==> flow/design.v <==
module pc (
    input   wire                clk,
    input   wire                rst,
    input   wire                pause_i,
    input   wire                sel_i,
    input   wire[15:0]  br_addr_i,
    output  wire[15:0]  pc4_o,
    output  reg[15:0]   pc_o
);
assign pc4_o = pc_o + 4;
always @(posedge clk or posedge rst) begin
    if(rst) begin
        pc_o <= 16'h0000;
    end else if (pause_i == 1'b1) begin
        pc_o <= pc_o;
    end else if (sel_i == 1'b1)begin
        pc_o <= br_addr_i;
    end else begin
        pc_o <= pc_o + 4;
    end
end
endmodule  
module if_id (
    input   wire                clk,
    input   wire                rst,
    input   wire                pause_i,
    input   wire[15:0]  pc_i,
    input   wire[15:0]  pc4_i,
    input   wire[31:0]      inst_i,
    input   wire                flush_i,
    output  reg[15:0]   pc_o,
    output  reg[15:0]   pc4_o,
    output  reg[31:0]       inst_o
);
always @(posedge clk or posedge rst) begin
    if(rst) begin
        pc_o   <= 16'b0;
        pc4_o  <= 16'b0;
        inst_o <= 32'b0;
    end else if(flush_i) begin
        pc_o   <= 16'b0;
        pc4_o  <= 16'b0;
        inst_o <= 32'b0;
    end else if(pause_i == 1'b1) begin
        pc_o   <= pc_o;
        pc4_o  <= pc4_o;
        inst_o <= inst_o;
    end else begin
        pc_o   <= pc_i;
        pc4_o  <= pc4_i;
        inst_o <= inst_i;
    end
end
endmodule  
module regfile (
    input   wire                clk,
    input   wire                wen,
    input   wire[4:0]   waddr,
    input   wire[4:0]   raddr1,
    input   wire[4:0]   raddr2,
    input   wire[31:0]      wdata,
    output  wire[31:0]      data1_o,     
    output  wire[31:0]      data2_o      
);
reg [31:0]  regs[0:31];
assign  data1_o = (raddr1 == 5'b00000) ? 32'h0000_0000 
                  : (wen && raddr1 == waddr) ?  wdata
                  : regs[raddr1];
assign  data2_o = (raddr2 == 5'b00000) ? 32'h0000_0000 
                  : (wen && raddr2 == waddr) ?  wdata
                  : regs[raddr2];
always @(posedge clk) begin
    if(wen) begin
        regs[waddr] <= wdata;
    end else begin
        regs[0] <= 32'h0000_0000; 
    end
end
endmodule  
module ctrl (
    input   wire        rst,
    input   wire[6:0]   opcode,
    input   wire[2:0]   func3,
    input   wire[6:0]   func7,
    output  reg         inst_valid,
    output  reg[2:0]    imm_sel,
    output  reg         reg_wen,
    output  reg         op1_sel,
    output  reg         op2_sel,
    output  reg[1:0]    alu_sel,
    output  reg[3:0]    alu_op,
    output  reg         mem_wen,
    output  reg[1:0]    wb_sel,
    output  reg[2:0]    br_sel,
    output  wire        is_jalr_o
);
assign is_jalr_o = (opcode == 7'b1100111) && (func3 == 3'b000);
always @(*) begin
    if(rst) begin
        inst_valid = 1'b0;
        imm_sel    = 3'b000;
        reg_wen    = 1'b0;
        op1_sel    = 1'b0;
        op2_sel    = 1'b1;
        alu_sel    = 2'b00;
        alu_op     = 4'b0000;
        mem_wen    = 1'b0;
        wb_sel     = 2'b00;
        br_sel     = 3'b000;
    end
    else begin
        case (opcode)
            7'b0110011: begin
                case (func7[5]) 
                    1'b0: begin
                        case (func3)
                            3'b000: begin        
                                inst_valid = 1'b1;             
                                imm_sel    = 3'b000;
                                reg_wen    = 1'b1;
                                op1_sel    = 1'b1;
                                op2_sel    = 1'b0;
                                alu_sel    = 2'b01;
                                alu_op     = 4'b0001;
                                mem_wen    = 1'b0;
                                wb_sel     = 2'b10;
                                br_sel     = 3'b000;
                            end
                            3'b010: begin      
                                inst_valid = 1'b1;                 
                                imm_sel    = 3'b000;
                                reg_wen    = 1'b1;
                                op1_sel    = 1'b1;
                                op2_sel    = 1'b0;
                                alu_sel    = 2'b01;
                                alu_op     = 4'b1011;
                                mem_wen    = 1'b0;
                                wb_sel     = 2'b10;
                                br_sel     = 3'b000;
                            end
                            3'b011: begin     
                                inst_valid = 1'b1;                   
                                imm_sel    = 3'b000;
                                reg_wen    = 1'b1;
                                op1_sel    = 1'b1;
                                op2_sel    = 1'b0;
                                alu_sel    = 2'b01;
                                alu_op     = 4'b1100;
                                mem_wen    = 1'b0;
                                wb_sel     = 2'b10;
                                br_sel     = 3'b000;
                            end
                            3'b111: begin     
                                inst_valid = 1'b1;                  
                                imm_sel    = 3'b000;
                                reg_wen    = 1'b1;
                                op1_sel    = 1'b1;
                                op2_sel    = 1'b0;
                                alu_sel    = 2'b11;
                                alu_op     = 4'b1000;
                                mem_wen    = 1'b0;
                                wb_sel     = 2'b10;
                                br_sel     = 3'b000;
                            end
                            3'b110: begin    
                                inst_valid = 1'b1;               
                                imm_sel    = 3'b000;
                                reg_wen    = 1'b1;
                                op1_sel    = 1'b1;
                                op2_sel    = 1'b0;
                                alu_sel    = 2'b11;
                                alu_op     = 4'b1001;
                                mem_wen    = 1'b0;
                                wb_sel     = 2'b10;
                                br_sel     = 3'b000;
                            end
                            3'b100: begin     
                                inst_valid = 1'b1;                 
                                imm_sel    = 3'b000;
                                reg_wen    = 1'b1;
                                op1_sel    = 1'b1;
                                op2_sel    = 1'b0;
                                alu_sel    = 2'b11;
                                alu_op     = 4'b1010;
                                mem_wen    = 1'b0;
                                wb_sel     = 2'b10;
                                br_sel     = 3'b000;
                            end
                            3'b001: begin   
                                inst_valid = 1'b1;                    
                                imm_sel    = 3'b000;
                                reg_wen    = 1'b1;
                                op1_sel    = 1'b1;
                                op2_sel    = 1'b0;
                                alu_sel    = 2'b10;
                                alu_op     = 4'b0101;
                                mem_wen    = 1'b0;
                                wb_sel     = 2'b10;
                                br_sel     = 3'b000;
                            end
                            3'b101: begin    
                                inst_valid = 1'b1;                    
                                imm_sel    = 3'b000;
                                reg_wen    = 1'b1;
                                op1_sel    = 1'b1;
                                op2_sel    = 1'b0;
                                alu_sel    = 2'b10;
                                alu_op     = 4'b0110;
                                mem_wen    = 1'b0;
                                wb_sel     = 2'b10;
                                br_sel     = 3'b000;
                            end
                            default begin
                                inst_valid = 1'b0;
                                imm_sel    = 3'b000;
                                reg_wen    = 1'b0;
                                op1_sel    = 1'b0;
                                op2_sel    = 1'b1;
                                alu_sel    = 2'b00;
                                alu_op     = 4'b0000;
                                mem_wen    = 1'b0;
                                wb_sel     = 2'b00;
                                br_sel     = 3'b000;
                            end
                        endcase
                    end
                    1'b1: begin
                        case (func3)
                            3'b000: begin   
                                inst_valid = 1'b1;                    
                                imm_sel    = 3'b000;
                                reg_wen    = 1'b1;
                                op1_sel    = 1'b1;
                                op2_sel    = 1'b0;
                                alu_sel    = 2'b01;
                                alu_op     = 4'b0010;
                                mem_wen    = 1'b0;
                                wb_sel     = 2'b10;
                                br_sel     = 3'b000;
                            end
                            3'b101: begin
                                inst_valid = 1'b1;
                                imm_sel    = 3'b000;
                                reg_wen    = 1'b1;
                                op1_sel    = 1'b1;
                                op2_sel    = 1'b0;
                                alu_sel    = 2'b10;
                                alu_op     = 4'b0111;
                                mem_wen    = 1'b0;
                                wb_sel     = 2'b10;
                                br_sel     = 3'b000;
                            end
                            default begin
                                inst_valid = 1'b0;
                                imm_sel    = 3'b000;
                                reg_wen    = 1'b0;
                                op1_sel    = 1'b0;
                                op2_sel    = 1'b1;
                                alu_sel    = 2'b00;
                                alu_op     = 4'b0000;
                                mem_wen    = 1'b0;
                                wb_sel     = 2'b00;
                                br_sel     = 3'b000;
                            end
                        endcase
                    end
                    default begin
                        inst_valid = 1'b0;
                        imm_sel    = 3'b000;
                        reg_wen    = 1'b0;
                        op1_sel    = 1'b0;
                        op2_sel    = 1'b1;
                        alu_sel    = 2'b00;
                        alu_op     = 4'b0000;
                        mem_wen    = 1'b0;
                        wb_sel     = 2'b00;
                        br_sel     = 3'b000;
                    end
                endcase
            end
            7'b0010011: begin
                case (func3)
                    3'b000: begin       
                        inst_valid = 1'b1;                 
                        imm_sel    = 3'b001;
                        reg_wen    = 1'b1;
                        op1_sel    = 1'b1;
                        op2_sel    = 1'b1;
                        alu_sel    = 2'b01;
                        alu_op     = 4'b0001;
                        mem_wen    = 1'b0;
                        wb_sel     = 2'b10;
                        br_sel     = 3'b000;
                    end
                    3'b010: begin       
                        inst_valid = 1'b1;                
                        imm_sel    = 3'b001;
                        reg_wen    = 1'b1;
                        op1_sel    = 1'b1;
                        op2_sel    = 1'b1;
                        alu_sel    = 2'b01;
                        alu_op     = 4'b1011;
                        mem_wen    = 1'b0;
                        wb_sel     = 2'b10;
                        br_sel     = 3'b000;
                    end
                    3'b011: begin      
                        inst_valid = 1'b1;                  
                        imm_sel    = 3'b001;
                        reg_wen    = 1'b1;
                        op1_sel    = 1'b1;
                        op2_sel    = 1'b1;
                        alu_sel    = 2'b01;
                        alu_op     = 4'b1100;
                        mem_wen    = 1'b0;
                        wb_sel     = 2'b10;
                        br_sel     = 3'b000;
                    end
                    3'b111: begin     
                        inst_valid = 1'b1;                  
                        imm_sel    = 3'b001;
                        reg_wen    = 1'b1;
                        op1_sel    = 1'b1;
                        op2_sel    = 1'b1;
                        alu_sel    = 2'b11;
                        alu_op     = 4'b1000;
                        mem_wen    = 1'b0;
                        wb_sel     = 2'b10;
                        br_sel     = 3'b000;
                    end
                    3'b110: begin        
                        inst_valid = 1'b1;                
                        imm_sel    = 3'b001;
                        reg_wen    = 1'b1;
                        op1_sel    = 1'b1;
                        op2_sel    = 1'b1;
                        alu_sel    = 2'b11;
                        alu_op     = 4'b1001;
                        mem_wen    = 1'b0;
                        wb_sel     = 2'b10;
                        br_sel     = 3'b000;
                    end 
                    3'b100: begin     
                        inst_valid = 1'b1;                  
                        imm_sel    = 3'b001;
                        reg_wen    = 1'b1;
                        op1_sel    = 1'b1;
                        op2_sel    = 1'b1;
                        alu_sel    = 2'b11;
                        alu_op     = 4'b1010;
                        mem_wen    = 1'b0;
                        wb_sel     = 2'b10;
                        br_sel     = 3'b000;
                    end
                    3'b001: begin     
                        inst_valid = 1'b1;                  
                        imm_sel    = 3'b001;
                        reg_wen    = 1'b1;
                        op1_sel    = 1'b1;
                        op2_sel    = 1'b1;
                        alu_sel    = 2'b10;
                        alu_op     = 4'b0101;
                        mem_wen    = 1'b0;
                        wb_sel     = 2'b10;
                        br_sel     = 3'b000;
                    end
                    3'b101: begin   
                        inst_valid = 1'b1;                    
                        imm_sel    = 3'b001;
                        reg_wen    = 1'b1;
                        op1_sel    = 1'b1;
                        op2_sel    = 1'b1;
                        alu_sel    = 2'b10;
                        mem_wen    = 1'b0;
                        wb_sel     = 2'b10;
                        br_sel     = 3'b000;
                        if(func7[5]) begin
                            alu_op = 4'b0111;
                        end else begin
                            alu_op = 4'b0110;
                        end
                    end
                    default begin
                        inst_valid = 1'b0;
                        imm_sel    = 3'b000;
                        reg_wen    = 1'b0;
                        op1_sel    = 1'b0;
                        op2_sel    = 1'b1;
                        alu_sel    = 2'b00;
                        alu_op     = 4'b0000;
                        mem_wen    = 1'b0;
                        wb_sel     = 2'b00;
                        br_sel     = 3'b000;
                    end
                endcase
            end
            7'b0000011: begin
                case (func3)
                    3'b010: begin
                        inst_valid = 1'b1;
                        imm_sel    = 3'b001;
                        reg_wen    = 1'b1;
                        op1_sel    = 1'b1;
                        op2_sel    = 1'b1;
                        alu_sel    = 2'b01;
                        alu_op     = 4'b0001;
                        mem_wen    = 1'b0;
                        wb_sel     = 2'b11;
                        br_sel     = 3'b000;
                    end
                    default begin
                        inst_valid = 1'b0;
                        imm_sel    = 3'b000;
                        reg_wen    = 1'b0;
                        op1_sel    = 1'b0;
                        op2_sel    = 1'b1;
                        alu_sel    = 2'b00;
                        alu_op     = 4'b0000;
                        mem_wen    = 1'b0;
                        wb_sel     = 2'b00;
                        br_sel     = 3'b000;
                    end
                endcase
            end
            7'b1100111: begin
                if(func3 == 3'b000) begin
                        inst_valid = 1'b1;                       
                        imm_sel    = 3'b001;
                        reg_wen    = 1'b1;
                        op1_sel    = 1'b0;
                        op2_sel    = 1'b1;
                        alu_sel    = 2'b00;
                        alu_op     = 4'b0000;
                        mem_wen    = 1'b0;
                        wb_sel     = 2'b01;
                        br_sel     = 3'b111;
                end else begin     
                    inst_valid = 1'b0;
                    imm_sel    = 3'b000;
                    reg_wen    = 1'b0;
                    op1_sel    = 1'b0;
                    op2_sel    = 1'b1;
                    alu_sel    = 2'b00;
                    alu_op     = 4'b0000;
                    mem_wen    = 1'b0;
                    wb_sel     = 2'b00;
                    br_sel     = 3'b000;
                end
            end
            7'b0100011: begin
                case (func3)
                    3'b010: begin
                        inst_valid = 1'b1;
                        imm_sel    = 3'b010;
                        reg_wen    = 1'b0;
                        op1_sel    = 1'b1;
                        op2_sel    = 1'b1;
                        alu_sel    = 2'b01;
                        alu_op     = 4'b0001;
                        mem_wen    = 1'b1;
                        wb_sel     = 2'b00;
                        br_sel     = 3'b000;
                    end
                    default begin     
                        inst_valid = 1'b0;
                        imm_sel    = 3'b000;
                        reg_wen    = 1'b0;
                        op1_sel    = 1'b0;
                        op2_sel    = 1'b1;
                        alu_sel    = 2'b00;
                        alu_op     = 4'b0000;
                        mem_wen    = 1'b0;
                        wb_sel     = 2'b00;
                        br_sel     = 3'b000;
                    end
                endcase
            end
            7'b1100011: begin
                case (func3)
                    3'b000: begin
                        inst_valid = 1'b1;
                        imm_sel    = 3'b011;
                        reg_wen    = 1'b0;
                        op1_sel    = 1'b0;
                        op2_sel    = 1'b1;
                        alu_sel    = 2'b01;
                        alu_op     = 4'b0001;
                        mem_wen    = 1'b0;
                        wb_sel     = 2'b00;
                        br_sel     = 3'b001;
                    end
                    3'b001: begin
                        inst_valid = 1'b1;
                        imm_sel    = 3'b011;
                        reg_wen    = 1'b0;
                        op1_sel    = 1'b0;
                        op2_sel    = 1'b1;
                        alu_sel    = 2'b01;
                        alu_op     = 4'b0001;
                        mem_wen    = 1'b0;
                        wb_sel     = 2'b00;
                        br_sel     = 3'b010;
                    end
                    3'b100: begin
                        inst_valid = 1'b1;
                        imm_sel    = 3'b011;
                        reg_wen    = 1'b0;
                        op1_sel    = 1'b0;
                        op2_sel    = 1'b1;
                        alu_sel    = 2'b01;
                        alu_op     = 4'b0001;
                        mem_wen    = 1'b0;
                        wb_sel     = 2'b00;
                        br_sel     = 3'b011;
                    end
                    3'b110: begin
                        inst_valid = 1'b1;
                        imm_sel    = 3'b011;
                        reg_wen    = 1'b0;
                        op1_sel    = 1'b0;
                        op2_sel    = 1'b1;
                        alu_sel    = 2'b01;
                        alu_op     = 4'b0001;
                        mem_wen    = 1'b0;
                        wb_sel     = 2'b00;
                        br_sel     = 3'b100;
                    end
                    3'b101: begin
                        inst_valid = 1'b1;
                        imm_sel    = 3'b011;
                        reg_wen    = 1'b0;
                        op1_sel    = 1'b0;
                        op2_sel    = 1'b1;
                        alu_sel    = 2'b01;
                        alu_op     = 4'b0001;
                        mem_wen    = 1'b0;
                        wb_sel     = 2'b00;
                        br_sel     = 3'b101;
                    end
                    3'b111: begin 
                        inst_valid = 1'b1;   
                        imm_sel    = 3'b011;
                        reg_wen    = 1'b0;
                        op1_sel    = 1'b0;
                        op2_sel    = 1'b1;
                        alu_sel    = 2'b01;
                        alu_op     = 4'b0001;
                        mem_wen    = 1'b0;
                        wb_sel     = 2'b00;
                        br_sel     = 3'b110;
                    end
                    default begin   
                        inst_valid = 1'b0;
                        imm_sel    = 3'b000;
                        reg_wen    = 1'b0;
                        op1_sel    = 1'b0;
                        op2_sel    = 1'b1;
                        alu_sel    = 2'b00;
                        alu_op     = 4'b0000;
                        mem_wen    = 1'b0;
                        wb_sel     = 2'b00;
                        br_sel     = 3'b000;
                    end
                endcase
            end
            7'b0110111: begin
                inst_valid = 1'b1;
                imm_sel    = 3'b100;
                reg_wen    = 1'b1;
                op1_sel    = 1'b1;
                op2_sel    = 1'b1;
                alu_sel    = 2'b01;
                alu_op     = 4'b0011;
                mem_wen    = 1'b0;
                wb_sel     = 2'b10;
                br_sel     = 3'b000;
            end
            7'b0010111: begin       
                inst_valid = 1'b1;      
                imm_sel    = 3'b100;
                reg_wen    = 1'b1;
                op1_sel    = 1'b0;
                op2_sel    = 1'b1;
                alu_sel    = 2'b01;
                alu_op     = 4'b0001;
                mem_wen    = 1'b0;
                wb_sel     = 2'b10;
                br_sel     = 3'b000;
            end
            7'b1101111: begin
                inst_valid = 1'b1;
                imm_sel    = 3'b101;
                reg_wen    = 1'b1;
                op1_sel    = 1'b0;
                op2_sel    = 1'b1;
                alu_sel    = 2'b01;
                alu_op     = 4'b0001;
                mem_wen    = 1'b0;
                wb_sel     = 2'b01;
                br_sel     = 3'b111;
            end
            default begin
                inst_valid = 1'b0;
                imm_sel    = 3'b000;
                reg_wen    = 1'b0;
                op1_sel    = 1'b0;
                op2_sel    = 1'b1;
                alu_sel    = 2'b00;
                alu_op     = 4'b0000;
                mem_wen    = 1'b0;
                wb_sel     = 2'b00;
                br_sel     = 3'b000;
            end
        endcase
    end
end
endmodule  
module imm_gen (
    input   wire            rst,
    input   wire[2:0]       sel_i,
    input   wire[31:7]      data_i,
    output  reg[31:0]   imm_o
);
always @(*) begin
    if(rst) begin
        imm_o = 32'h0000_0000;
    end else begin
        case (sel_i)
            3'b001: begin
                imm_o = { { 20{data_i[31]} }, data_i[31:20]};
            end
            3'b010: begin
                imm_o = { { 20{data_i[31]} } , data_i[31:25], data_i[11:7]};
            end
            3'b011: begin
                imm_o = { { 20{data_i[31]} } , data_i[7], data_i[30:25], data_i[11:8], 1'b0};
            end
            3'b100: begin
                imm_o = { data_i[31:12], 12'b0};
            end
            3'b101: begin
                imm_o = {  { 12{data_i[31]} }, data_i[19:12], data_i[20], data_i[30:21], 1'b0 };
            end
            default begin
                imm_o = 32'h0000_0000;
            end
        endcase
    end
end
endmodule  
module branch (
    input   wire            rst,
    input   wire[2:0]       sel_i,
    input   wire[31:0]  data1_i,
    input   wire[31:0]  data2_i,
    input   wire[15:0]      pc_i,
    input   wire[15:0]      imm_i,
    input   wire            is_jalr_i,
    output  wire[15:0]      br_addr_o,
    output  reg             pc_sel_o
);
assign br_addr_o = (is_jalr_i) ? (data1_i + imm_i) : pc_i + imm_i;
wire[31:0] data_sub = data1_i + ( ~data2_i + 1 );
wire data1_eq_data2 = (data1_i == data2_i);
wire data1_lt_data2 = ( (sel_i == 3'b011) || (sel_i == 3'b101) ) ?
                            (  ( data1_i[31] && !data2_i[31])
                            || ( data1_i[31] &&  data2_i[31] && data_sub[31])
                            || (!data1_i[31] && !data2_i[31] && data_sub[31]) )
                            :  ( data1_i < data2_i );
always @(*) begin
    if(rst) begin
        pc_sel_o = 1'b0;
    end else begin
        case (sel_i)
            3'b001: begin
                pc_sel_o = data1_eq_data2;
            end
            3'b010: begin
                pc_sel_o = ~data1_eq_data2;
            end          
            3'b011,3'b100: begin
                pc_sel_o = data1_lt_data2;
            end     
            3'b101,3'b110: begin
                pc_sel_o = ~data1_lt_data2;
            end
            3'b111: begin
                pc_sel_o = 1'b1;
            end
            default begin
                pc_sel_o = 1'b0;
            end
        endcase
    end
end
endmodule  
module id (
    input   wire                rst,
    input   wire[31:0]      inst_i,
    input   wire[31:0]      rdata1_i,
    input   wire[31:0]      rdata2_i,
    input   wire[15:0]          pc_i,
    output  wire                inst_valid_o,
    output  wire                pc_sel_o,
    output  wire[15:0]          br_addr_o,
    output  wire                reg_wen_o,
    output  wire[4:0]   reg_waddr_o,
    output  wire[31:0]      op1_o,
    output  wire[31:0]      op2_o,
    output  wire[1:0]           alu_sel_o,
    output  wire[3:0]           alu_op_o,
    output  wire                mem_wen_o,
    output  wire[31:0]      mem_wdata_o,
    output  wire[1:0]           wb_sel_o,
    input   wire                ex_wen_i,
    input   wire[4:0]   ex_waddr_i,
    input   wire[31:0]      ex_wdata_i,
    input   wire                mem_wen_i,
    input   wire[4:0]   mem_waddr_i,
    input   wire[31:0]      mem_wdata_i,
    output  wire                op1_sel_o,
    output  wire[4:0]   raddr1_o,
    output  wire                op2_sel_o,
    output  wire[4:0]   raddr2_o
);
wire[2:0]    ctrl_imm_sel_o;
wire         ctrl_op1_sel_o;
wire         ctrl_op2_sel_o;
wire[2:0]    ctrl_br_sel_o;
wire         ctrl_is_jalr_o;
wire[31:0]  immgen_imm_o;
wire    reg1_ex_forward = (ex_wen_i == 1'b1) && (ex_waddr_i == inst_i[19:15]);
wire    reg1_mem_forward = (mem_wen_i == 1'b1) && (mem_waddr_i == inst_i[19:15]);
wire    reg2_ex_forward = (ex_wen_i == 1'b1) && (ex_waddr_i == inst_i[24:20]);
wire    reg2_mem_forward = (mem_wen_i == 1'b1) && (mem_waddr_i == inst_i[24:20]);
wire[31:0]    reg1_data = (inst_i[19:15] == 5'b00000) ? 32'h0000_0000 
                                : (reg1_ex_forward == 1'b1) ? ex_wdata_i
                                : (reg1_mem_forward == 1'b1) ? mem_wdata_i
                                : rdata1_i ;
wire[31:0]    reg2_data = (inst_i[24:20] == 5'b00000) ? 32'h0000_0000
                                : (reg2_ex_forward == 1'b1) ? ex_wdata_i
                                : (reg2_mem_forward == 1'b1) ? mem_wdata_i
                                : rdata2_i ;
assign op1_o = (ctrl_op1_sel_o == 1'b0) ? {16'b0,pc_i} 
                : reg1_data;
assign op2_o = (ctrl_op2_sel_o == 1'b1) ? immgen_imm_o 
                : reg2_data;
ctrl u_ctrl(
    .rst(rst),
    .opcode(inst_i[6:0]),
    .func3(inst_i[14:12]),
    .func7(inst_i[31:25]),
    .inst_valid(inst_valid_o),
    .imm_sel(ctrl_imm_sel_o),
    .reg_wen(reg_wen_o),
    .op1_sel(ctrl_op1_sel_o),
    .op2_sel(ctrl_op2_sel_o),
    .alu_sel(alu_sel_o),
    .alu_op(alu_op_o),
    .mem_wen(mem_wen_o),
    .wb_sel(wb_sel_o),
    .br_sel(ctrl_br_sel_o),
    .is_jalr_o(ctrl_is_jalr_o)
);
imm_gen u_imm_gen(
    .rst(rst),
    .sel_i(ctrl_imm_sel_o),
    .data_i(inst_i[31:7]),
    .imm_o(immgen_imm_o)
);
branch u_branch(
    .rst(rst),
    .sel_i(ctrl_br_sel_o),
    .data1_i(reg1_data),
    .data2_i(reg2_data),
    .pc_i(pc_i),
    .imm_i(immgen_imm_o[15:0]),
    .is_jalr_i(ctrl_is_jalr_o),
    .pc_sel_o(pc_sel_o),
    .br_addr_o(br_addr_o)
);
assign reg_waddr_o = inst_i[11:7];
assign mem_wdata_o = reg2_data;
wire uses_rs1 = (inst_i[6:0] == 7'b0110011)  || (inst_i[6:0] == 7'b0010011) ||
                (inst_i[6:0] == 7'b0000011) || (inst_i[6:0] == 7'b1100111) ||
                (inst_i[6:0] == 7'b0100011)  || (inst_i[6:0] == 7'b1100011);
wire uses_rs2 = (inst_i[6:0] == 7'b0110011)  || (inst_i[6:0] == 7'b0100011)  ||
                (inst_i[6:0] == 7'b1100011);
assign op1_sel_o = uses_rs1 ? 1'b1 : 1'b0;
assign raddr1_o  = inst_i[19:15];
assign op2_sel_o = uses_rs2 ? 1'b0 : 1'b1;
assign raddr2_o  = inst_i[24:20]; 
endmodule  
module id_ex (
    input   wire                clk,
    input   wire                rst,
    input   wire                pause_i,
    input   wire                inst_valid_i,
    input   wire[31:0]      op1_i,
    input   wire[31:0]      op2_i,
    input   wire[1:0]           alu_sel_i,
    input   wire[3:0]           alu_op_i,
    input   wire                reg_wen_i,
    input   wire[4:0]   reg_waddr_i,
    input   wire[1:0]           wb_sel_i,
    input   wire[15:0]  pc_i,
    input   wire[15:0]  pc4_i,
    input   wire                mem_wen_i,
    input   wire[31:0]      mem_wdata_i,
    output  reg                 inst_valid_o,
    output  reg[31:0]       op1_o,
    output  reg[31:0]       op2_o,
    output  reg[1:0]            alu_sel_o,
    output  reg[3:0]            alu_op_o,
    output  reg                 reg_wen_o,
    output  reg[4:0]    reg_waddr_o,
    output  reg[1:0]            wb_sel_o,
    output  reg[15:0]   pc_o,
    output  reg[15:0]   pc4_o,
    output  reg                 mem_wen_o,
    output  reg[31:0]       mem_wdata_o
);
always @(posedge clk or posedge rst) begin
    if(rst) begin
        inst_valid_o <= 1'b0;
        op1_o        <= 32'h0000_0000;
        op2_o        <= 32'h0000_0000;
        alu_sel_o    <= 2'b00;
        alu_op_o     <= 4'b0000;
        reg_wen_o    <= 1'b0;
        reg_waddr_o  <= 5'b00000;
        wb_sel_o     <= 2'b00;
        pc_o         <= 16'h0000;
        pc4_o        <= 16'h0000;
        mem_wen_o    <= 1'b0;
        mem_wdata_o  <= 1'b0;
    end else if(pause_i == 1'b1) begin
        inst_valid_o <= 1'b0;
        op1_o        <= 32'h0000_0000;
        op2_o        <= 32'h0000_0000;
        alu_sel_o    <= 2'b00;
        alu_op_o     <= 4'b0000;
        reg_wen_o    <= 1'b0;
        reg_waddr_o  <= 5'b00000;
        wb_sel_o     <= 2'b00;
        pc_o         <= 16'h0000;
        pc4_o        <= 16'h0000;
        mem_wen_o    <= 1'b0;
        mem_wdata_o  <= 1'b0;
    end else begin
        inst_valid_o <= inst_valid_i;
        op1_o        <= op1_i;
        op2_o        <= op2_i;
        alu_sel_o    <= alu_sel_i;
        alu_op_o     <= alu_op_i;
        reg_wen_o    <= reg_wen_i;
        reg_waddr_o  <= reg_waddr_i;
        wb_sel_o     <= wb_sel_i;
        pc_o         <= pc_i;
        pc4_o        <= pc4_i;
        mem_wen_o    <= mem_wen_i;
        mem_wdata_o  <= mem_wdata_i;
    end
end
endmodule  
module alu (
    input   wire            rst,
    input   wire[31:0]  num1_i,
    input   wire[31:0]  num2_i,
    input   wire[1:0]       sel,    
    input   wire[3:0]       op,     
    output  reg[31:0]       result_o
);
reg[31:0]   result_arith;
reg[31:0]   result_shift;
reg[31:0]   result_logic;
wire[31:0] num_add = num1_i + num2_i;
wire[31:0] num_sub = num1_i + ( ~num2_i + 1 );
wire num1_eq_num2 = (num1_i == num2_i);
wire num1_lt_num2 = ( op == 4'b1011) ?
                            (  ( num1_i[31] && !num2_i[31])
                            || ( num1_i[31] &&  num2_i[31] && num_sub[31])
                            || (!num1_i[31] && !num2_i[31] && num_sub[31]) )
                            :  ( num1_i < num2_i );
always @(*) begin
    if(rst) begin
        result_arith = 32'h0000_0000;
    end else begin
        case (op)
            4'b0001: begin
                result_arith = num_add;
            end
            4'b0010: begin
                result_arith = num_sub;
            end
            4'b0011: begin
                result_arith = num2_i;
            end
            4'b1011,4'b1100: begin
                result_arith = num1_lt_num2;
            end
            default begin
                result_arith = 32'h0000_0000;
            end        
        endcase
    end
end
always @(*) begin
    if(rst) begin
        result_shift = 32'h0000_0000;
    end else begin
        case (op)
            4'b0101: begin
                result_shift = num1_i << num2_i[4:0];
            end
            4'b0110: begin
                result_shift = num1_i >> num2_i[4:0];
            end
            4'b0111: begin
                result_shift = $signed( num1_i ) >>> num2_i[4:0];
            end
            default begin
                result_shift = 32'h0000_0000;
            end
        endcase
    end
end
always @(*) begin
    if(rst) begin
        result_logic = 32'h0000_0000;
    end else begin
        case (op)
            4'b1000: begin
                result_logic = num1_i & num2_i;
            end
            4'b1001: begin
                result_logic = num1_i | num2_i;
            end
            4'b1010: begin
                result_logic = num1_i ^ num2_i;
            end
            default begin
                result_logic = 32'h0000_0000;
            end
        endcase
    end 
end
always @(*) begin
    case (sel)
        2'b01: begin
            result_o = result_arith;
        end
        2'b11: begin
            result_o = result_logic;
        end
        2'b10: begin
            result_o = result_shift;
        end
        default begin
            result_o = 32'h0000_0000;
        end
    endcase
end
endmodule  
module ex (      
    input  wire                 rst,
    input  wire                 inst_valid_i,
    input  wire[31:0]       op1_i,
    input  wire[31:0]       op2_i,
    input  wire[1:0]            alu_sel_i,
    input  wire[3:0]            alu_op_i,
    input  wire                 reg_wen_i,
    input  wire[4:0]    reg_waddr_i,
    input  wire[1:0]            wb_sel_i,
    input  wire[15:0]   pc_i,
    input  wire[15:0]   pc4_i,
    input  wire                 mem_wen_i,
    input  wire[31:0]       mem_wdata_i, 
    output wire                 inst_valid_o,
    output wire                 mem_wen_o,
    output wire[31:0]       mem_wdata_o,
    output wire                 reg_wen_o,
    output wire[4:0]    reg_waddr_o,
    output wire[31:0]       alu_result_o,
    output wire[1:0]            wb_sel_o,
    output wire[15:0]           pc_o,
    output wire[15:0]           pc4_o,
    output wire[31:0]       data_forward_o
);
assign inst_valid_o = inst_valid_i;
assign mem_wen_o = mem_wen_i;
assign mem_wdata_o = mem_wdata_i;
assign reg_wen_o = reg_wen_i;
assign reg_waddr_o = reg_waddr_i;
assign wb_sel_o = wb_sel_i;
assign pc_o  = pc_i;
assign pc4_o = pc4_i;
alu u_alu(
    .rst(rst),
    .num1_i(op1_i),
    .num2_i(op2_i),
    .sel(alu_sel_i),
    .op(alu_op_i),
    .result_o(alu_result_o)
);
assign data_forward_o = wb_sel_i == (2'b01) ? {16'b0,pc4_i} : alu_result_o;
endmodule  
module ex_mem (
    input   wire                clk,
    input   wire                rst,
    input   wire                pause_i, 
    input   wire                inst_valid_i,
    input   wire                mem_wen_i,
    input   wire[31:0]      mem_wdata_i,
    input   wire                reg_wen_i,
    input   wire[4:0]   reg_waddr_i,
    input   wire[31:0]      alu_result_i,
    input   wire[1:0]           wb_sel_i, 
    input   wire[15:0]          pc_i,
    input   wire[15:0]          pc4_i,
    output   reg                inst_valid_o,
    output   reg                mem_wen_o,
    output   reg[31:0]      mem_wdata_o,
    output   reg                reg_wen_o,
    output   reg[4:0]   reg_waddr_o,
    output   reg[31:0]      alu_result_o,
    output   reg[1:0]           wb_sel_o,
    output   reg[15:0]          pc_o,
    output   reg[15:0]          pc4_o
);
always @(posedge clk or posedge rst) begin
    if(rst) begin
        inst_valid_o <= 1'b0;
        mem_wen_o    <= 1'b0;
        mem_wdata_o  <= 32'h0000_0000;
        reg_wen_o    <= 1'b0;
        reg_waddr_o  <= 5'b00000;
        alu_result_o <= 32'h0000_0000;
        wb_sel_o     <= 2'b00;
        pc_o         <= 16'h0000;
        pc4_o        <= 16'h0000;
    end else if(pause_i == 1'b1) begin
        inst_valid_o <= 1'b0;
        mem_wen_o    <= 1'b0;
        mem_wdata_o  <= 32'h0000_0000;
        reg_wen_o    <= 1'b0;
        reg_waddr_o  <= 5'b00000;
        alu_result_o <= 32'h0000_0000;
        wb_sel_o     <= 2'b00;
        pc_o         <= 16'h0000;
        pc4_o        <= 16'h0000;
    end else begin
        inst_valid_o <= inst_valid_i;
        mem_wen_o    <= mem_wen_i;
        mem_wdata_o  <= mem_wdata_i;
        reg_wen_o    <= reg_wen_i;
        reg_waddr_o  <= reg_waddr_i;
        alu_result_o <= alu_result_i;
        wb_sel_o     <= wb_sel_i;
        pc_o         <= pc_i;
        pc4_o        <= pc4_i;
    end
end
endmodule  
module mem (
    input   wire[31:0]      alu_result_i,
    input   wire[1:0]           wb_sel_i,
    input   wire[15:0]          pc4_i,
    input   wire[31:0]      dm_data_i,
    output  wire[31:0]      reg_wdata_o
);
assign  reg_wdata_o = (wb_sel_i == 2'b10) ? alu_result_i
                        : (wb_sel_i == 2'b01) ? pc4_i
                        : (wb_sel_i == 2'b11) ? dm_data_i
                        : 32'h0000_0000;
endmodule  
module mem_wb (
    input   wire                clk,
    input   wire                rst,
    input   wire                pause_i, 
    input   wire                inst_valid_i,
    input   wire                reg_wen_i,
    input   wire[4:0]   reg_waddr_i,
    input   wire[31:0]      reg_wdata_i,
    input   wire[15:0]          pc_i,
    output  reg                 inst_valid_o,
    output  reg                 reg_wen_o,
    output  reg[4:0]    reg_waddr_o,
    output  reg[31:0]       reg_wdata_o,
    output  reg[15:0]           pc_o
);
always @(posedge clk or posedge rst) begin
    if(rst) begin
        inst_valid_o <= 1'b0;
        reg_wen_o    <= 1'b0;
        reg_waddr_o  <= 5'b00000;
        reg_wdata_o  <= 32'h0000_0000;
        pc_o         <= 16'h0000;
    end else if(pause_i == 1'b1) begin
        inst_valid_o <= 1'b0;
        reg_wen_o    <= 1'b0;
        reg_waddr_o  <= 5'b00000;
        reg_wdata_o  <= 32'h0000_0000;
        pc_o         <= 16'h0000;
    end else begin
        inst_valid_o <= inst_valid_i;
        reg_wen_o    <= reg_wen_i;
        reg_waddr_o  <= reg_waddr_i;
        reg_wdata_o  <= reg_wdata_i;
        pc_o         <= pc_i;
    end
end
endmodule  
module bubble (
    input   wire                rst,
    input   wire                ex_wen_i,
    input   wire[1:0]           ex_wb_sel_i,
    input   wire[4:0]   ex_reg_waddr_i,
    input   wire                id_op1_sel_i,
    input   wire[4:0]   id_raddr1_i,
    input   wire                id_op2_sel_i,
    input   wire[4:0]   id_raddr2_i,
    output  reg                 pc_pause_o,
    output  reg                 ifid_pause_o,
    output  reg                 idex_pause_o,
    output  reg                 exmem_pause_o,
    output  reg                 memwb_pause_o
);
wire    lu_pause = (ex_wen_i == 1'b1) && ( ex_wb_sel_i == 2'b11 ) 
                && ( ( id_op1_sel_i == 1'b1 && id_raddr1_i == ex_reg_waddr_i)
                    || (id_op2_sel_i == 1'b0 && id_raddr2_i == ex_reg_waddr_i) );
always @(*) begin
    if(rst) begin
        pc_pause_o    = 1'b0; 
        ifid_pause_o  = 1'b0;
        idex_pause_o  = 1'b0;
        exmem_pause_o = 1'b0;
        memwb_pause_o = 1'b0;
    end else if(lu_pause) begin
        pc_pause_o    = 1'b1; 
        ifid_pause_o  = 1'b1;
        idex_pause_o  = 1'b1;
        exmem_pause_o = 1'b0;
        memwb_pause_o = 1'b0;
    end else begin
        pc_pause_o    = 1'b0; 
        ifid_pause_o  = 1'b0;
        idex_pause_o  = 1'b0;
        exmem_pause_o = 1'b0;
        memwb_pause_o = 1'b0;
    end
end
endmodule  
module miniRV (
    input   wire                clk,
    input   wire                rst,
    input   wire[31:0]      inst_i,
    input   wire[31:0]      mem_rdata_i,
    output  wire[13:0]   inst_addr_o,
    output  wire[15:0]          mem_addr_o,
    output  wire                mem_wen_o,
    output  wire[31:0]      mem_wdata_o,
    output          debug_wb_have_inst,    
    output [31:0]   debug_wb_pc,           
    output          debug_wb_ena,          
    output [4:0]    debug_wb_reg,          
    output [31:0]   debug_wb_value         
);
wire                pc_sel_i;
wire                id_pc_sel_o;
wire[15:0]          pc_br_addr_i;
wire[15:0]  pc_pc_o;
wire[15:0]  pc_pc4_o;
assign inst_addr_o = pc_pc_o[15:2];
wire[15:0]          ifid_pc_o;
wire[15:0]          ifid_pc4_o;
wire[31:0]      ifid_inst_o;
wire                idex_inst_valid_i;
wire[31:0]      idex_op1_i;
wire[31:0]      idex_op2_i;
wire[1:0]           idex_alu_sel_i;
wire[3:0]           idex_alu_op_i;
wire                idex_reg_wen_i;
wire[4:0]   idex_reg_waddr_i;
wire[1:0]           idex_wb_sel_i;
wire                idex_mem_wen_i;
wire[31:0]      idex_mem_wdata_i;
wire[31:0]      idex_op1_o;
wire[31:0]      idex_op2_o;
wire[1:0]           idex_alu_sel_o;
wire[3:0]           idex_alu_op_o;
wire                idex_reg_wen_o;
wire[4:0]   idex_reg_waddr_o;
wire[1:0]           idex_wb_sel_o;
wire[15:0]  idex_pc_o;
wire[15:0]  idex_pc4_o;
wire                idex_mem_wen_o;
wire[31:0]      idex_mem_wdata_o;
wire[31:0]      ex_data_forward_o;
wire                exmem_inst_valid_i;
wire                exmem_mem_wen_i;
wire[31:0]      exmem_mem_wdata_i;
wire                exmem_reg_wen_i;
wire[4:0]   exmem_reg_waddr_i;
wire[31:0]      exmem_alu_result_i;
wire[1:0]           exmem_wb_sel_i;
wire[15:0]          exmem_pc4_i;
wire                exmem_inst_valid_o;
wire                exmem_reg_wen_o;
wire[4:0]   exmem_reg_waddr_o;
wire[31:0]      exmem_alu_result_o;
wire[1:0]           exmem_wb_sel_o;
wire[15:0]          exmem_pc4_o;
wire[15:0]          exmem_pc_i;
wire[15:0]          exmem_pc_o;
wire                memwb_reg_wen_i;
wire[4:0]   memwb_reg_waddr_i;
wire[31:0]      memwb_reg_wdata_i;
wire[15:0]          trace_pc; 
wire                regfile_wen_i;
wire[31:0]      regfile_wdata_i;
wire[4:0]   regfile_waddr_i;
wire[4:0]   regfile_raddr1_i;
wire[4:0]   regfile_raddr2_i;
wire[31:0]      regfile_data1_o;
wire[31:0]      regfile_data2_o;
wire[31:0]      alu_num1_i;
wire[31:0]      alu_num2_i;
wire[1:0]           alu_sel_i;    
wire[5:0]           alu_op_i;     
wire                bubble_id_op1_sel_i;
wire[4:0]   bubble_id_raddr1_i;
wire                bubble_id_op2_sel_i;
wire[4:0]   bubble_id_raddr2_i;
wire                bubble_pc_pause_o;
wire                bubble_ifid_pause_o;
wire                bubble_idex_pause_o;
wire                bubble_exmem_pause_o;
wire                bubble_memwb_pause_o;
pc u_pc(
    .clk(clk),
    .rst(rst),
    .pause_i(bubble_pc_pause_o),
    .sel_i(pc_sel_i),
    .br_addr_i(pc_br_addr_i),
    .pc4_o(pc_pc4_o),
    .pc_o(pc_pc_o)
);
if_id u_if_id(
    .clk(clk),
    .rst(rst),
    .pause_i(bubble_ifid_pause_o),
    .pc_i(pc_pc_o),
    .pc4_i(pc_pc4_o),
    .inst_i(inst_i),
    .flush_i(pc_sel_i),
    .pc_o(ifid_pc_o),
    .pc4_o(ifid_pc4_o),
    .inst_o(ifid_inst_o)
);
regfile u_regfile(
    .clk(clk),
    .wen(regfile_wen_i),
    .waddr(regfile_waddr_i),
    .raddr1(ifid_inst_o[19:15]),
    .raddr2(ifid_inst_o[24:20]),
    .wdata(regfile_wdata_i),
    .data1_o(regfile_data1_o),
    .data2_o(regfile_data2_o)
);
id u_id(
    .rst(rst),
    .inst_i(ifid_inst_o),
    .rdata1_i(regfile_data1_o),
    .rdata2_i(regfile_data2_o),
    .pc_i(ifid_pc_o),
    .pc_sel_o(id_pc_sel_o),
    .br_addr_o(pc_br_addr_i),
    .reg_wen_o(idex_reg_wen_i),
    .reg_waddr_o(idex_reg_waddr_i),
    .inst_valid_o(idex_inst_valid_i),
    .op1_o(idex_op1_i),
    .op2_o(idex_op2_i),
    .alu_sel_o(idex_alu_sel_i),
    .alu_op_o(idex_alu_op_i),
    .mem_wen_o(idex_mem_wen_i),
    .mem_wdata_o(idex_mem_wdata_i),
    .wb_sel_o(idex_wb_sel_i),
    .ex_wen_i(exmem_reg_wen_i),
    .ex_waddr_i(exmem_reg_waddr_i),
    .ex_wdata_i(ex_data_forward_o),
    .mem_wen_i(exmem_reg_wen_o),
    .mem_waddr_i(exmem_reg_waddr_o),
    .mem_wdata_i(memwb_reg_wdata_i),
    .op1_sel_o(bubble_id_op1_sel_i),
    .raddr1_o(bubble_id_raddr1_i),
    .op2_sel_o(bubble_id_op2_sel_i),
    .raddr2_o(bubble_id_raddr2_i)
);
wire idex_inst_valid_o;
id_ex u_id_ex(
    .clk(clk),
    .rst(rst),
    .pause_i(bubble_idex_pause_o),
    .inst_valid_i(idex_inst_valid_i),
    .op1_i(idex_op1_i),
    .op2_i(idex_op2_i),
    .alu_sel_i(idex_alu_sel_i),
    .alu_op_i(idex_alu_op_i),
    .reg_wen_i(idex_reg_wen_i),
    .reg_waddr_i(idex_reg_waddr_i),
    .wb_sel_i(idex_wb_sel_i),
    .pc_i(ifid_pc_o),
    .pc4_i(ifid_pc4_o),
    .mem_wen_i(idex_mem_wen_i),
    .mem_wdata_i(idex_mem_wdata_i),
    .inst_valid_o(idex_inst_valid_o),
    .op1_o(idex_op1_o),
    .op2_o(idex_op2_o),
    .alu_sel_o(idex_alu_sel_o),
    .alu_op_o(idex_alu_op_o),
    .reg_wen_o(idex_reg_wen_o),
    .reg_waddr_o(idex_reg_waddr_o),
    .wb_sel_o(idex_wb_sel_o),
    .pc_o(idex_pc_o),
    .pc4_o(idex_pc4_o),
    .mem_wen_o(idex_mem_wen_o),
    .mem_wdata_o(idex_mem_wdata_o)
);
ex u_ex(
    .rst(rst),
    .inst_valid_i(idex_inst_valid_o),
    .op1_i(idex_op1_o),
    .op2_i(idex_op2_o),
    .alu_sel_i(idex_alu_sel_o),
    .alu_op_i(idex_alu_op_o),
    .reg_wen_i(idex_reg_wen_o),
    .reg_waddr_i(idex_reg_waddr_o),
    .wb_sel_i(idex_wb_sel_o),
    .pc_i(idex_pc_o),
    .pc4_i(idex_pc4_o),
    .mem_wen_i(idex_mem_wen_o),
    .mem_wdata_i(idex_mem_wdata_o),
    .inst_valid_o(exmem_inst_valid_i),
    .mem_wen_o(exmem_mem_wen_i),
    .mem_wdata_o(exmem_mem_wdata_i),
    .reg_wen_o(exmem_reg_wen_i),
    .reg_waddr_o(exmem_reg_waddr_i),
    .alu_result_o(exmem_alu_result_i),
    .wb_sel_o(exmem_wb_sel_i),
    .pc_o(exmem_pc_i),
    .pc4_o(exmem_pc4_i),
    .data_forward_o(ex_data_forward_o)
);
ex_mem u_ex_mem(
    .clk(clk),
    .rst(rst),
    .pause_i(bubble_exmem_pause_o),
    .inst_valid_i(exmem_inst_valid_i),
    .mem_wen_i(exmem_mem_wen_i),
    .mem_wdata_i(exmem_mem_wdata_i),
    .reg_wen_i(exmem_reg_wen_i),
    .reg_waddr_i(exmem_reg_waddr_i),
    .alu_result_i(exmem_alu_result_i),
    .wb_sel_i(exmem_wb_sel_i), 
    .pc4_i(exmem_pc4_i),
    .inst_valid_o(exmem_inst_valid_o),
    .mem_wen_o(mem_wen_o),
    .mem_wdata_o(mem_wdata_o),
    .reg_wen_o(exmem_reg_wen_o),
    .reg_waddr_o(exmem_reg_waddr_o),
    .alu_result_o(exmem_alu_result_o),
    .wb_sel_o(exmem_wb_sel_o), 
    .pc4_o(exmem_pc4_o),
    .pc_i(exmem_pc_i),
    .pc_o(exmem_pc_o)
);
mem u_mem(
    .alu_result_i(exmem_alu_result_o),
    .wb_sel_i(exmem_wb_sel_o),
    .pc4_i(exmem_pc4_o),
    .dm_data_i(mem_rdata_i),
    .reg_wdata_o(memwb_reg_wdata_i)
);
mem_wb u_mem_wb(
    .clk(clk),
    .rst(rst),
    .pause_i(bubble_memwb_pause_o),
    .inst_valid_i(exmem_inst_valid_o),
    .reg_wen_i(exmem_reg_wen_o),
    .reg_waddr_i(exmem_reg_waddr_o),
    .reg_wdata_i(memwb_reg_wdata_i),
    .inst_valid_o(debug_wb_have_inst),
    .reg_wen_o(regfile_wen_i),
    .reg_waddr_o(regfile_waddr_i),
    .reg_wdata_o(regfile_wdata_i),
    .pc_i(exmem_pc_o),
    .pc_o(trace_pc)
);
bubble u_bubble(
    .rst(rst),
    .ex_wen_i(idex_reg_wen_o),
    .ex_wb_sel_i(idex_wb_sel_o),
    .ex_reg_waddr_i(idex_reg_waddr_o),
    .id_op1_sel_i(bubble_id_op1_sel_i),
    .id_raddr1_i(bubble_id_raddr1_i),
    .id_op2_sel_i(bubble_id_op2_sel_i),
    .id_raddr2_i(bubble_id_raddr2_i),
    .pc_pause_o(bubble_pc_pause_o),
    .ifid_pause_o(bubble_ifid_pause_o),
    .idex_pause_o(bubble_idex_pause_o),
    .exmem_pause_o(bubble_exmem_pause_o),
    .memwb_pause_o(bubble_memwb_pause_o)
);
assign mem_addr_o = exmem_alu_result_o[15:0];
assign pc_sel_i = id_pc_sel_o & ~bubble_pc_pause_o;
assign debug_wb_pc        = {16'b0,trace_pc};
assign debug_wb_ena       = regfile_wen_i;
assign debug_wb_reg       = regfile_waddr_i;
assign debug_wb_value     = regfile_wdata_i;
endmodule  
-- Step by step through the tools: miniRV
What the tools print for miniRV, step after step.
Line numbers count from 1 in the design file above.
Operators: Yosys type, input widths -> output width; for muxes data width and select width s.
Cell names lack the library's common part.
A cell with - has no value.
- design top: miniRV
- clock port: clk
- library: sky130hd
- timing corner: tt_025C_1v80

-- After elaboration
Source: Yosys, flattened and elaborated, memories not mapped. Widths are those after wreduce. Registers that Yosys merges into a memory's read port (data or address) are not register bits. Print and check cells do not count.
Memory sizes are those after Yosys's memory passes, which may raise the word count (mostly to a power of two), join words into wider ones and drop unused or constant bits.
- register bits at 385
- noted memory bits (writable): 1024
- ROM bits: 48
- memories kept: 2
- noted input bits: 66
- output and inout port bits: 134
- memories (name ; words ; bits a word ; rd ports ; wr ports ; line ; text):
    u_regfile.regs ; 32 ; 32 ; 2 ; 1 ; 65 ; reg [31:0]  regs[0:31];
    (no name shown) ; 8 ; 6 ; 1 ; 0 ; 116 ; case (func3)
- add/sub/neg operators at 8
- $lt $le $gt $ge at 2
- eq/ne operators: 57
- noted shift-type cells: 3
- mux-type cells: 115
- noted bitwise gates (word level): 10
- reduce/logical cells: 55
- operators with widths (operator ; count):
    $mux 32 ; 25
    $pmux 32 s3 ; 3
    $pmux 32 s5 ; 1
    $pmux 32 s4 ; 1
    $mux 16 ; 8
    $add 32x32->32 ; 3
    $add 32x1->32 const B ; 2
    $lt 32x32->1 ; 2
    $not 32->32 ; 2
    $eq 5x5->1 ; 8
    $add 16x16->16 ; 2
    $eq 32x32->1 ; 1
    $and 32x32->32 ; 1
    $or 32x32->32 ; 1
    $xor 32x32->32 ; 1
    $shl 32x5->32 ; 1
    $shr 32x5->32 ; 1
    $sshr 32x5->32 ; 1
    $reduce_or 32->1 ; 1
    $pmux 4 s8 ; 1
    $mux 1 ; 32
    $eq 3x3->1 const B ; 10
    $pmux 4 s6 ; 1
    $pmux 3 s8 ; 1
    $logic_and 1x1->1 ; 21
    $eq 7x6->1 const B ; 3
    $eq 7x7->1 const B ; 3
    $eq 4x4->1 const B ; 5
Other operator kinds: 38; their cells: 108.

-- Longest topological paths
Depth = most cells in a row (Yosys ltp): at word level without a register or memory, in the mapped netlist without a sequential cell, where the memories' decode and read muxes count.
- noted depth after elaboration: 25
- noted ABC_AREA: 0
- depth in mapped cells at 46
- mapped depth without buffers at 39

-- Synthesis result
Source: synth_stat.txt of the flow (Yosys; design flattened, memories mapped). It holds for the ABC_AREA given above (unset counts as 0); a run with the other value may have another netlist.
The area totals of this step are shown rounded.
- cell types (cell ; count ; total area (µm²)):
    edfxtp_1 ; 1024 ; 3.07E+04
    mux4_2 ; 695 ; 1.57E+04
    dfrtp_1 ; 379 ; 9.48E+03
    ha_1 ; 145 ; 1814.24
    mux2i_1 ; 140 ; 1.4E+03
    a21oi_1 ; 258 ; 1.29E+03
    nand2_1 ; 312 ; 1.17E+03
    nor2_1 ; 310 ; 1.16E+03
    o21ai_0 ; 214 ; 1.07E+03
    clkbuf_1 ; 211 ; 792.01
    and2_1 ; 113 ; 706.928
    a22o_1 ; 80 ; 700.672
    mux2_2 ; 55 ; 619.344
    buf_2 ; 109 ; 545.523
    a211oi_1 ; 67 ; 502.982
    inv_1 ; 119 ; 446.678
    xnor2_1 ; 46 ; 402.886
    nand3_1 ; 77 ; 385.37
Not listed: further types 83, cells in them 919.
- noted mapped cells: 5273
- synthesis area: 75500 µm²
- sequential area at 40200 µm²
- mapped flip-flops at 1403
- noted buffers: 437
The figures by module come from a second, unflattened synthesis with its own total; it is not the netlist above.
- cells (unflattened synthesis) at 6097
- area (unflattened synthesis) at 79500 µm²
Each row is one instance without its submodules.
- by module (module ; times used ; cells ; area (µm²) ; seq. area (µm²)):
    regfile ; 1 ; 2661 ; 48400 ; 30700
    alu ; 1 ; 1334 ; 9470 ; 0.0
    id_ex ; 1 ; 305 ; 4770 ; 3600
    ex_mem ; 1 ; 224 ; 3390 ; 2650
    id ; 1 ; 471 ; 2860 ; 0.0
    if_id ; 1 ; 207 ; 2620 ; 1600
    branch ; 1 ; 250 ; 1910 ; 0.0
    mem_wb ; 1 ; 117 ; 1880 ; 1380
    pc ; 1 ; 118 ; 1110 ; 400
    ex ; 1 ; 111 ; 912 ; 0.0
    mem ; 1 ; 74 ; 734 ; 0.0
    ctrl ; 1 ; 107 ; 661 ; 0.0
    imm_gen ; 1 ; 79 ; 433 ; 0.0
    bubble ; 1 ; 21 ; 161 ; 0.0
    miniRV ; 1 ; 18 ; 138 ; 0.0

-- Worst setup path after synthesis
Path of least setup slack by OpenSTA after synthesis, without wires, with an ideal clock, recovery checks aside; 20% of the period is set as input and as output delay. Where synthesis merged equal registers, the netlist keeps one of their names.
- kind: input to register
- start: in rst
- end: reg u_if_id.inst_o[17]
- period: 9.5 ns
- arrival at 16.905 ns
- setup slack: -7.473 ns
- delay of the path: 15.073 ns
- noted driving pins on the path: 25
- buffers on the path: 2
- period reached after synthesis: 16.973 ns
"delay of the path" is the arrival time less input delay plus setup time.
"driving pins on the path": output pins that drive a net of the path, with the launching flip-flop's if there is one; two outputs of one cell count as two.
"period reached after synthesis" = period - worst setup slack (recovery checks aside). The figure is calculated, with input and output delays left at 20% of the set period.
Between the ends stands the longest chain of elaborated cells between them, by number of cells; it is not shown to be the way that was timed. Of several equally long chains one is given.
A line is the first line of the expression or statement that the cell stems from. Yosys adds cells for indexed reads and writes and turns some case tables into memories.
At most two assigning lines are given for a register; there are more.
- cells stage by stage: clkinv_1 nand2_1 clkbuf_1 o21ai_0 a311o_1 mux2i_1 mux2_2 nor2_1 ha_1 a21o_1 a21o_1 a221oi_1 o31ai_1 nor2b_1 o31ai_1 a31oi_1 nor2_1 fa_1 a32oi_1 a211o_1 o211ai_1 a21oi_1 nor2_1 clkbuf_1 a22o_1
- length of the longest elaborated chain at 17
- noted elaborated cells on any way between the ends: 45
- ends and longest elaborated chain, after synthesis (what ; line ; text):
    start: declaration ; 1156 ; input   wire                rst,
    $mux 32 ; 909 ; if(rst) begin
    $pmux 32 s3 ; 949 ; case (sel)
    $mux 32 ; 1006 ; assign data_forward_o = wb_sel_i == (2'b01) ? {16'b0,pc4_i} : alu_result_o;
    $mux 32 ; 741 ; : (reg2_ex_forward == 1'b1) ? ex_wdata_i
    $mux 32 ; 740 ; wire[31:0]    reg2_data = (inst_i[24:20] == 5'b00000) ? 32'h0000_0000
    $not 32->32 ; 663 ; wire[31:0] data_sub = data1_i + ( ~data2_i + 1 );
    $add 32x1->32 ; 663 ;
    (+2 left out) ; - ;
    $logic_or 1x1->1 x2 ; 666 ; (  ( data1_i[31] && !data2_i[31])
    $mux 1 ; 665 ; wire data1_lt_data2 = ( (sel_i == 3'b011) || (sel_i == 3'b101) ) ?
    $not 1->1 ; 685 ; pc_sel_o = ~data1_lt_data2;
    $pmux 1 s5 ; 674 ; case (sel_i)
    $mux 1 ; 671 ; if(rst) begin
    $and 1x1->1 ; 1416 ; assign pc_sel_i = id_pc_sel_o & ~bubble_pc_pause_o;
    $mux 32 ; 40 ; end else if(flush_i) begin
    end: assignment ; 47 ; inst_o <= inst_o;
    end: assignment ; 51 ; inst_o <= inst_i;
    end: declaration ; 33 ; output  reg[31:0]       inst_o
Some nets on the timed path still bear RTL names; the line given drives or declares the net.
- nets with RTL names, path after synthesis (signal ; line):
    exmem_alu_result_i[9] ; 949

-- Worst path after layout
Path of least setup slack in the final report of flow run 1 (OpenROAD, finished layout, wires in). Where an end is a register, its clock arrival counts in the times.
- kind: register to register
- start: reg u_id_ex.op1_o[25]
- end: reg u_pc.pc_o[11]
- period: 9.5 ns
- arrival at 9.56 ns
- setup slack: 0.63 ns
- noted driving pins on the path: 40
- buffers on the path: 2
Between the ends stands the longest chain of elaborated cells between them, by number of cells; it is not shown to be the way that was timed. Of several equally long chains one is given.
At most two assigning lines are given for a register; there are more.
- cells stage by stage: dfrtp_1 inv_1 ha_1 buf_4 or4_1 nor4_1 and2_1 a22oi_1 o21a_1 a21oi_1 nor2_1 nor2_1 nor2_1 o21bai_1 fa_1 nor2_1 mux2i_1 o32ai_1 (+4 left out) a21o_1 nor2_1 ha_1 o21ai_0 a31oi_1 o31ai_1 nor2b_1 o31ai_1 a31oi_1 nor2_1 fa_1 a32oi_1 a211o_1 o211ai_1 a21oi_2 buf_4 o21ai_0 a221o_1
- length of the longest elaborated chain at 23
- noted elaborated cells on any way between the ends: 49
- ends and longest elaborated chain, after layout (what ; line ; text):
    start: declaration ; 811 ; output  reg[31:0]       op1_o,
    start: assignment ; 826 ; op1_o        <= 32'h0000_0000;
    start: assignment ; 852 ; op1_o        <= op1_i;
    $add 32x32->32 ; 878 ; wire[31:0] num_sub = num1_i + ( ~num2_i + 1 );
    $logic_and 1x1->1 ; 882 ; || ( num1_i[31] &&  num2_i[31] && num_sub[31])
    $logic_or 1x1->1 x2 ; 881 ; (  ( num1_i[31] && !num2_i[31])
    $mux 1 ; 880 ; wire num1_lt_num2 = ( op == 4'b1011) ?
    $pmux 32 s4 ; 889 ; case (op)
    $mux 32 ; 886 ; if(rst) begin
    $pmux 32 s3 ; 949 ; case (sel)
    (+7 left out) ; - ;
    $logic_or 1x1->1 x2 ; 666 ; (  ( data1_i[31] && !data2_i[31])
    $mux 1 ; 665 ; wire data1_lt_data2 = ( (sel_i == 3'b011) || (sel_i == 3'b101) ) ?
    $not 1->1 ; 685 ; pc_sel_o = ~data1_lt_data2;
    $pmux 1 s5 ; 674 ; case (sel_i)
    $mux 1 ; 671 ; if(rst) begin
    $and 1x1->1 ; 1416 ; assign pc_sel_i = id_pc_sel_o & ~bubble_pc_pause_o;
    $mux 16 ; 16 ; end else if (sel_i == 1'b1)begin
    end: assignment ; 15 ; pc_o <= pc_o;
    end: assignment ; 17 ; pc_o <= br_addr_i;
    end: declaration ; 8 ; output  reg[15:0]   pc_o
Some nets on the timed path still bear RTL names; the line given drives or declares the net.
- nets with RTL names, path after layout (signal ; line):
    exmem_alu_result_i[0] ; 949

Settings and measured results of 6 stored flow runs for module miniRV (sky130hd), not sorted in any way. The constraints put input and output delay at 20% of the set period each and load the outputs with 0.01 pF.
"critical setup path time" is the time allowed to the run's worst setup path (the clock period less input and output delay, where it has them) less its slack. Clock arrival times count: a late capture clock shortens it, a late launch clock lengthens it.
"power" rests on the timing tool's default activity at the inputs, not on a simulated workload.
The measured numbers are rounded.

Flow run 1
Settings were CELL_PAD_IN_SITES_GLOBAL_PLACEMENT = 3; CORE_MARGIN = 4; CTS_CLUSTER_DIAMETER = 82; GPL_ROUTABILITY_DRIVEN = 0; HOLD_SLACK_MARGIN = 0.13; period_ns = 9.5; CAP_MARGIN = 20; CORE_UTILIZATION = 40; SLEW_MARGIN = 20
- power at 14.5 mW
- noted the worst hold slack in the final report: 0.340 ns
- noted the synthesis area: 75,500 µm²
- setup slack of the worst path: 0.628 ns
- total die area: 196,000 µm²
- utilization after routing at 0.458
- noted the critical setup path time: 8.87 ns
- worst setup path kind: register to register

Flow run 2
Settings were CAP_MARGIN = 5; CELL_PAD_IN_SITES_GLOBAL_PLACEMENT = 2; CORE_MARGIN = 8; CORE_UTILIZATION = 64; CTS_CLUSTER_DIAMETER = 226; CTS_CLUSTER_SIZE = 43; GPL_ROUTABILITY_DRIVEN = 0; GPL_TIMING_DRIVEN = 0; HOLD_SLACK_MARGIN = 0.14; MIN_ROUTING_LAYER = met1; PLACE_DENSITY = 0.44; SLEW_MARGIN = 40; TNS_END_PERCENT = 65; period_ns = 14.1
- power at 7.47 mW
- noted the worst hold slack in the final report: 0.364 ns
- noted the synthesis area: 75,500 µm²
- setup slack of the worst path: 2.32 ns
- total die area: 129,000 µm²
- utilization after routing at 0.712
- noted the critical setup path time: 8.96 ns
- worst setup path kind: input to register

Flow run 3
Settings were period_ns = 8.95; CAP_MARGIN = 20; CORE_MARGIN = 2; CORE_UTILIZATION = 40; SLEW_MARGIN = 20
- power at 15.4 mW
- noted the worst hold slack in the final report: 0.341 ns
- noted the synthesis area: 75,500 µm²
- setup slack of the worst path: 0.564 ns
- total die area: 192,000 µm²
- utilization after routing at 0.46
- noted the critical setup path time: 8.39 ns
- worst setup path kind: register to register

Flow run 4
Settings were CELL_PAD_IN_SITES_GLOBAL_PLACEMENT = 3; GPL_ROUTABILITY_DRIVEN = 0; period_ns = 9.5; CAP_MARGIN = 20; CORE_MARGIN = 2; CORE_UTILIZATION = 40; SLEW_MARGIN = 20
- power at 14.6 mW
- noted the worst hold slack in the final report: 0.342 ns
- noted the synthesis area: 75,500 µm²
- setup slack of the worst path: 0.511 ns
- total die area: 192,000 µm²
- utilization after routing at 0.458
- noted the critical setup path time: 8.99 ns
- worst setup path kind: register to register

Flow run 5
Settings were ABC_AREA = 0; CORE_ASPECT_RATIO = 1.44; CORE_UTILIZATION = 23; MIN_ROUTING_LAYER = met2; PLACE_DENSITY_LB_ADDON = 0.1; SETUP_SLACK_MARGIN = 0.87; SLEW_MARGIN = 15; period_ns = 13.4; CAP_MARGIN = 20; CORE_MARGIN = 2
- power at 10.8 mW
- noted the worst hold slack in the final report: 0.346 ns
- noted the synthesis area: 75,500 µm²
- setup slack of the worst path: 2.44 ns
- total die area: 333,000 µm²
- utilization after routing at 0.272
- noted the critical setup path time: 8.28 ns
- worst setup path kind: input to register

Flow run 6
Settings were ABC_AREA = 1; CELL_PAD_IN_SITES_DETAIL_PLACEMENT = 1; CELL_PAD_IN_SITES_GLOBAL_PLACEMENT = 1; CORE_MARGIN = 5; CORE_UTILIZATION = 38; HOLD_SLACK_MARGIN = -0.04; MAX_ROUTING_LAYER = met4; PLACE_DENSITY = 0.45; SLEW_MARGIN = 10; TNS_END_PERCENT = 65; period_ns = 5.03; CAP_MARGIN = 20
- power at 32.4 mW
- noted the worst hold slack in the final report: 0.347 ns
- noted the synthesis area: 78,200 µm²
- setup slack of the worst path: -0.534 ns
- total die area: 215,000 µm²
- utilization after routing at 0.508
- noted the critical setup path time: 5.56 ns
- worst setup path kind: register to register
